==> flow/design.v <==
`timescale 1ns / 1ps
module DiscriminantCalculator(
    input signed [31:0] SphereX,
    input signed [31:0] SphereY,
    input signed [31:0] SphereZ,
    input [31:0] SphereRadius,
    input signed [31:0] RayStartX,
    input signed [31:0] RayStartY,
    input signed [31:0] RayStartZ,
    input signed [31:0] RayDirX,
    input signed [31:0] RayDirY,
    input signed [31:0] RayDirZ,
    output signed [31:0] Discriminant,
    output signed [31:0] B_out,
    output QuickIntersects,
    input CLK,
    input aresetn,
    input InputValid,
    output InputReady,
    output OutputReady
    );
    parameter waiting = 2'b00;
    parameter reading = 2'b01;
    parameter process = 2'b10;
    parameter process2 = 2'b11;
    logic [1:0] nextState;
    logic [1:0] state;
    logic signed [31:0] dx;
    logic signed [31:0] dy;
    logic signed [31:0] dz;
    logic signed [31:0] discriminant;
    logic signed [31:0] A;
    logic signed [31:0] B;
    logic signed [31:0] C;
    logic signed [31:0] distX;
    logic signed [31:0] distY;
    logic signed [31:0] distZ;
    logic [31:0] sphereRadiusSquared;
    assign InputReady = (state == waiting);
    assign OutputReady = (state == process2);
    assign Discriminant = discriminant;
    assign B_out = B;
    assign QuickIntersects = (discriminant > 0);
    always_ff@(posedge CLK) begin
        if (aresetn == 1'b0) begin
            state <= waiting;
        end else begin
            state <= nextState;
        end
        if (nextState == reading) begin
            dx <= RayDirX;
            dy <= RayDirY;
            dz <= RayDirZ;
            distX <= RayStartX - SphereX;
            distY <= RayStartY - SphereY;
            distZ <= RayStartZ - SphereZ;
            sphereRadiusSquared <= SphereRadius * SphereRadius;
            A <= RayDirX * RayDirX + RayDirY * RayDirY + RayDirZ * RayDirZ;
        end else if (nextState == process) begin
            B <= (dx * distX + dy * distY + dz * distZ) << 1;
            C <= (distX * distX + distY * distY + distZ * distZ) - sphereRadiusSquared;
        end else if (nextState == process2) begin
            discriminant <= B * B - 4 * A * C;
        end         
    end
    always_comb begin
        case (state) 
        waiting:
            if (InputValid) begin
                nextState = reading;
            end else begin
                nextState = waiting;
            end            
        reading:
            nextState = process;
        process:
            nextState = process2;
        process2:
            nextState = waiting;
        endcase
    end
endmodule
# == From RTL to reports: DiscriminantCalculator ==
# Each step is given for the RTL above and for the edited RTL.
# "before" refers to lines of the RTL above, "after" to lines of the edited file.
# "change": "after" minus "before" as printed here.
# The mark -- stands for no value.
# design
design,DiscriminantCalculator
clock_port,CLK
library,sky130hd
pvt_corner,tt_025C_1v80

# == Diff ==
# Unified diff, file above to edited file.
# A script made this edit. It changes what the design does and was not meant as an optimisation.
# begin of diff
@@ -60,5 +60,5 @@
             B <= (dx * distX + dy * distY + dz * distZ) << 1;
             C <= (distX * distX + distY * distY + distZ * distZ) - sphereRadiusSquared;
-        end else if (nextState == process2) begin
+        end else begin
             discriminant <= B * B - 4 * A * C;
         end         
# end of diff

# == Elaborated design ==
# Source: Yosys, flattened and elaborated, memories not mapped. Widths are those after wreduce. Registers that Yosys merges into a memory's read port (data or address) are not register bits. Print and check cells do not count. Equal cells are merged and count once.
# word_totals
element,before,after,change
reg_bits,351,351,0
in_bits,323,323,0
clocked_rd_ports_x_width,0,0,0
latchBits,0,0,0
ram_bits,0,0,0
word_cells,49,48,-1
romBits,0,0,0
mem_count,0,0,0
# classes
element,before,after,change
n_addsub,11,11,0
mux,2,2,0
shifts,0,0,0
n_logic,2,2,0
n_reduce_logical,3,3,0
equal,6,5,-1
div_mod_pow,0,0,0
compare,1,1,0
mul,12,12,0
# op_table
cell,before,after,change
equality test 2 bit (second input constant),4,3,-1
AND reduction 2 bit,1,2,1
AND reduction 3 bit,1,0,-1
subtractor 32 bit,5,5,0
multiplier 32 x 32 -> 32 bit,4,4,0
multiplier 32 x 32 -> 30 bit,3,3,0
multiplier 32 x 32 -> 31 bit,3,3,0
adder 30 bit,2,2,0
adder 31 bit,2,2,0
adder 32 bit,2,2,0
equality test 2 x 1 -> 1 bit (second input constant),2,2,0
NOT 1 bit,2,2,0
> comparator 32 x 1 -> 1 bit (second input constant),1,1,0
logical NOT 2 bit,1,1,0
multiplier 30 x 32 -> 30 bit,1,1,0
multiplier 31 x 31 -> 30 bit,1,1,0
2-to-1 mux 1 bit,1,1,0
case mux 2 bit (select 4 bit),1,1,0

# == Longest topological paths ==
# Yosys ltp: most cells in a row. Word level: on the elaborated netlist, between registers, memories and ports. Mapped: between sequential cells and ports; inverters and the memories' decode and read muxes count.
# depth
element,before,after,change
ltp_word,5,5,0
ABC_AREA,0,0,--
mapped_depth,39,37,-2
ltp_nobuf,37,35,-2

# == Synthesis result ==
# Source: synth_stat.txt of the flow (Yosys; design flattened, memories mapped). It holds for the ABC_AREA given above (unset counts as 0); a run with the other value may have another netlist.
# by_type
cell,before,after,change
sky130_fd_sc_hd__nand2_1,2101,2085,-16
sky130_fd_sc_hd__o21a_1,38,53,15
sky130_fd_sc_hd__xor2_1,159,145,-14
sky130_fd_sc_hd__xnor2_1,602,613,11
sky130_fd_sc_hd__nor2b_1,52,61,9
sky130_fd_sc_hd__nor4_1,19,10,-9
sky130_fd_sc_hd__o21ai_0,116,108,-8
sky130_fd_sc_hd__clkbuf_1,638,632,-6
sky130_fd_sc_hd__nand2b_1,45,39,-6
sky130_fd_sc_hd__a21o_1,119,114,-5
sky130_fd_sc_hd__a211oi_1,19,14,-5
sky130_fd_sc_hd__nand4_1,18,13,-5
sky130_fd_sc_hd__inv_1,5614,5610,-4
sky130_fd_sc_hd__nor2_1,223,227,4
sky130_fd_sc_hd__nor4b_1,4,0,-4
sky130_fd_sc_hd__a41o_1,0,4,4
sky130_fd_sc_hd__and2_1,1586,1589,3
sky130_fd_sc_hd__nand3_1,35,32,-3
# Not every row of either side is listed.
# mapped
element,before,after,change
seqArea_mm2,0.0101698,0.0101698,0.0000000
mapped_area_mm2,0.1736065,0.173305,-0.0003015
mapped_cells,18271,18214,-57
flip_flops,340,340,0

# == Path before layout ==
# OpenSTA on the mapped netlist: ideal clock, no wires. The path of least setup slack (recovery checks aside). Input and output delay are each 20% of the period. Register names are those of the netlist, which keeps one name where synthesis merged equal registers.
# synth_timing
element,before,after,change
path_kind,input port to flip-flop,input port to flip-flop,--
startpoint,in InputValid,in RayDirZ[2],--
endpoint,reg A[0],reg A[29],--
delay_ns,26.009,8.236,-17.773
n_path_buf,0,2,2
setup_time_ns,1.534,0.260,-1.274
t_first_pin_ns,2.200,2.200,0.000
path_stages,1,30,29
path_slack_ns,-17.209,0.564,17.773
arrival_time_ns,26.675,10.176,-16.499
tclk_ns,11.0,11.0,0.0
period_less_setup_slack_ns,28.209,10.436,-17.773
# "delay_ns" = arrival - input delay + setup time.
# "path_stages": output pins that drive a net of the path, with the launching flip-flop's if there is one; two outputs of one cell count as two.
# "period_less_setup_slack_ns" is the clock period less the worst setup slack; recovery checks do not enter. This is arithmetic on one report: input and output delays are still those of the set period (20% each).
# The rows between start and end are the longest chain of elaborated cells between them; the timing report does not say that the signal goes this way. Where chains are equally long, one stands for them.
# Each line given opens the expression or statement behind the cell; cells for indexed reads and writes are added by Yosys, which also makes memories of some case tables.
# synth_via_before
path_cell_list,sky130_fd_sc_hd__nor4b_1
elab_chain_cells,3
cells_between,3
cone_classes,1 x eq/ne; 2 x mux
# synth_lines_before
element,line_no,text
"start, declared",18,"input InputValid,"
2-to-1 mux 1 bit,69,if (InputValid) begin
case mux 2 bit (select 4 bit),67,case (state)
equality test 2 x 1 -> 1 bit,50,if (nextState == reading) begin
"end, assigned",58,A <= RayDirX * RayDirX + RayDirY * RayDirY + RayDirZ * RayDirZ;
# synth_via_after
path_cell_list,sky130_fd_sc_hd__clkbuf_1 -> sky130_fd_sc_hd__clkbuf_1 -> sky130_fd_sc_hd__nand2_1 -> sky130_fd_sc_hd__fa_1 -> sky130_fd_sc_hd__inv_1 -> sky130_fd_sc_hd__fa_1 -> sky130_fd_sc_hd__fa_1 -> sky130_fd_sc_hd__fa_1 -> sky130_fd_sc_hd__inv_1 -> sky130_fd_sc_hd__fa_1 -> sky130_fd_sc_hd__inv_1 -> sky130_fd_sc_hd__fa_1 -> sky130_fd_sc_hd__inv_1 -> sky130_fd_sc_hd__fa_1 -> sky130_fd_sc_hd__fa_1 -> sky130_fd_sc_hd__fa_1 -> sky130_fd_sc_hd__inv_1 -> sky130_fd_sc_hd__fa_1 -> sky130_fd_sc_hd__ha_1 -> sky130_fd_sc_hd__a21o_1 -> sky130_fd_sc_hd__a211o_1 -> sky130_fd_sc_hd__o221a_2 -> sky130_fd_sc_hd__o21ai_0 -> sky130_fd_sc_hd__a311oi_1 -> sky130_fd_sc_hd__a21oi_1 -> sky130_fd_sc_hd__o21ai_0 -> sky130_fd_sc_hd__a21o_1 -> sky130_fd_sc_hd__a21oi_1 -> sky130_fd_sc_hd__o21ai_0 -> sky130_fd_sc_hd__xnor2_1
elab_chain_cells,2
cells_between,2
cone_classes,1 x add/sub; 1 x mul
# synth_lines_after
element,line_no,text
"start, declared",12,"input signed [31:0] RayDirZ,"
multiplier 32 x 32 -> 30 bit,58,A <= RayDirX * RayDirX + RayDirY * RayDirY + RayDirZ * RayDirZ;
adder 30 bit,58,
"end, assigned",58,

# == Timing after layout ==
# From the final timing report of the runs of pair 1: the path of least setup slack in the routed layout; clock arrival at registers is part of the times.
# layout_timing
element,before,after,change
path_kind,input port to flip-flop,input port to flip-flop,--
startpoint,in RayDirZ[12],in RayDirZ[4],--
endpoint,reg A[29],reg A[29],--
t_first_pin_ns,2.20,2.20,0.00
path_stages,30,30,0
path_slack_ns,0.59,0.50,-0.09
setup_time_ns,0.27,0.26,-0.01
tclk_ns,11.0,11.0,0.0
arrival_time_ns,10.87,10.96,0.09
n_path_buf,4,3,-1
# The rows between start and end are the longest chain of elaborated cells between them; the timing report does not say that the signal goes this way. Where chains are equally long, one stands for them.
# layout_via_before
path_cell_list,sky130_fd_sc_hd__clkdlybuf4s50_1 -> sky130_fd_sc_hd__buf_12 -> sky130_fd_sc_hd__nand2_1 -> sky130_fd_sc_hd__fa_1 -> sky130_fd_sc_hd__inv_1 -> sky130_fd_sc_hd__fa_1 -> sky130_fd_sc_hd__fa_1 -> sky130_fd_sc_hd__fa_1 -> sky130_fd_sc_hd__inv_1 -> sky130_fd_sc_hd__fa_1 -> sky130_fd_sc_hd__inv_1 -> sky130_fd_sc_hd__fa_1 -> sky130_fd_sc_hd__inv_1 -> sky130_fd_sc_hd__fa_1 -> sky130_fd_sc_hd__fa_1 -> sky130_fd_sc_hd__fa_1 -> sky130_fd_sc_hd__inv_1 -> sky130_fd_sc_hd__fa_1 -> sky130_fd_sc_hd__ha_1 -> sky130_fd_sc_hd__a21o_1 -> sky130_fd_sc_hd__a21o_1 -> sky130_fd_sc_hd__a21oi_1 -> sky130_fd_sc_hd__o311a_1 -> sky130_fd_sc_hd__a31oi_1 -> sky130_fd_sc_hd__buf_4 -> sky130_fd_sc_hd__a221o_1 -> sky130_fd_sc_hd__o31a_1 -> sky130_fd_sc_hd__buf_4 -> sky130_fd_sc_hd__a211o_1 -> sky130_fd_sc_hd__xnor2_1
elab_chain_cells,2
cells_between,2
cone_classes,1 x add/sub; 1 x mul
# layout_lines_before
element,line_no,text
"start, declared",12,"input signed [31:0] RayDirZ,"
multiplier 32 x 32 -> 30 bit,58,A <= RayDirX * RayDirX + RayDirY * RayDirY + RayDirZ * RayDirZ;
adder 30 bit,58,
"end, assigned",58,
# layout_via_after
path_cell_list,sky130_fd_sc_hd__clkdlybuf4s50_1 -> sky130_fd_sc_hd__buf_12 -> sky130_fd_sc_hd__nand2_1 -> sky130_fd_sc_hd__inv_1 -> sky130_fd_sc_hd__fa_1 -> sky130_fd_sc_hd__inv_1 -> sky130_fd_sc_hd__fa_1 -> sky130_fd_sc_hd__inv_1 -> sky130_fd_sc_hd__fa_1 -> sky130_fd_sc_hd__fa_1 -> sky130_fd_sc_hd__inv_1 -> sky130_fd_sc_hd__fa_1 -> sky130_fd_sc_hd__fa_1 -> sky130_fd_sc_hd__fa_1 -> sky130_fd_sc_hd__fa_1 -> sky130_fd_sc_hd__fa_1 -> sky130_fd_sc_hd__inv_1 -> sky130_fd_sc_hd__fa_1 -> sky130_fd_sc_hd__ha_1 -> sky130_fd_sc_hd__a21o_1 -> sky130_fd_sc_hd__a311o_1 -> sky130_fd_sc_hd__o21ai_0 -> sky130_fd_sc_hd__a311oi_1 -> sky130_fd_sc_hd__a21oi_1 -> sky130_fd_sc_hd__o21ai_0 -> sky130_fd_sc_hd__buf_4 -> sky130_fd_sc_hd__a21o_1 -> sky130_fd_sc_hd__a21oi_1 -> sky130_fd_sc_hd__o21ai_0 -> sky130_fd_sc_hd__xnor2_1
elab_chain_cells,2
cells_between,2
cone_classes,1 x add/sub; 1 x mul
# layout_lines_after
element,line_no,text
"start, declared",12,"input signed [31:0] RayDirZ,"
multiplier 32 x 32 -> 30 bit,58,A <= RayDirX * RayDirX + RayDirY * RayDirY + RayDirZ * RayDirZ;
adder 30 bit,58,
"end, assigned",58,

# == Measured runs ==
# Runs of the flow (Yosys, OpenROAD) on both versions; the two runs of a pair have the same settings. The constraints put input and output delay at 20% of the set period each and load the outputs with 0.01 pF.
# flow_settings_pair_1
period_ns,11.0
CAP_MARGIN,20
CORE_MARGIN,2
CORE_UTILIZATION,40
SLEW_MARGIN,20
# measured_pair_1
element,before,after,change
fin_util_frac,0.436,0.437,0.001
timing.hold.ws_ns,0.515,0.482,-0.033
final_setup_tns_ns,0.000,0.000,0.000
cell_area_final_mm2,0.187977,0.188321,0.000344
design_die_area_mm2,0.439304,0.438542,-0.000762
synth_chip_area_mm2,0.1736065,0.173305,-0.0003015
period_less_ws_ns,10.408,10.501,0.093
setup_ws_ns,0.592,0.499,-0.093
# flow_settings_pair_2
CORE_ASPECT_RATIO,0.68
CORE_UTILIZATION,68
GPL_TIMING_DRIVEN,1
MAX_ROUTING_LAYER,met5
PLACE_DENSITY_LB_ADDON,0.26
SETUP_SLACK_MARGIN,2.46
TNS_END_PERCENT,80
period_ns,9.55
CAP_MARGIN,20
CORE_MARGIN,2
SLEW_MARGIN,20
# measured_pair_2
element,before,after,change
fin_util_frac,0.775,0.78,0.005
timing.hold.ws_ns,0.531,0.494,-0.037
final_setup_tns_ns,0.000,0.000,0.000
cell_area_final_mm2,0.196174,0.197293,0.001119
design_die_area_mm2,0.259436,0.258991,-0.000445
synth_chip_area_mm2,0.1736065,0.173305,-0.0003015
period_less_ws_ns,9.371,9.236,-0.135
setup_ws_ns,0.179,0.314,0.135
# "period_less_ws_ns" is the run's clock period less its worst setup slack. It is reckoned from that one timing run; input and output delays stay at 20% of the period that was set.
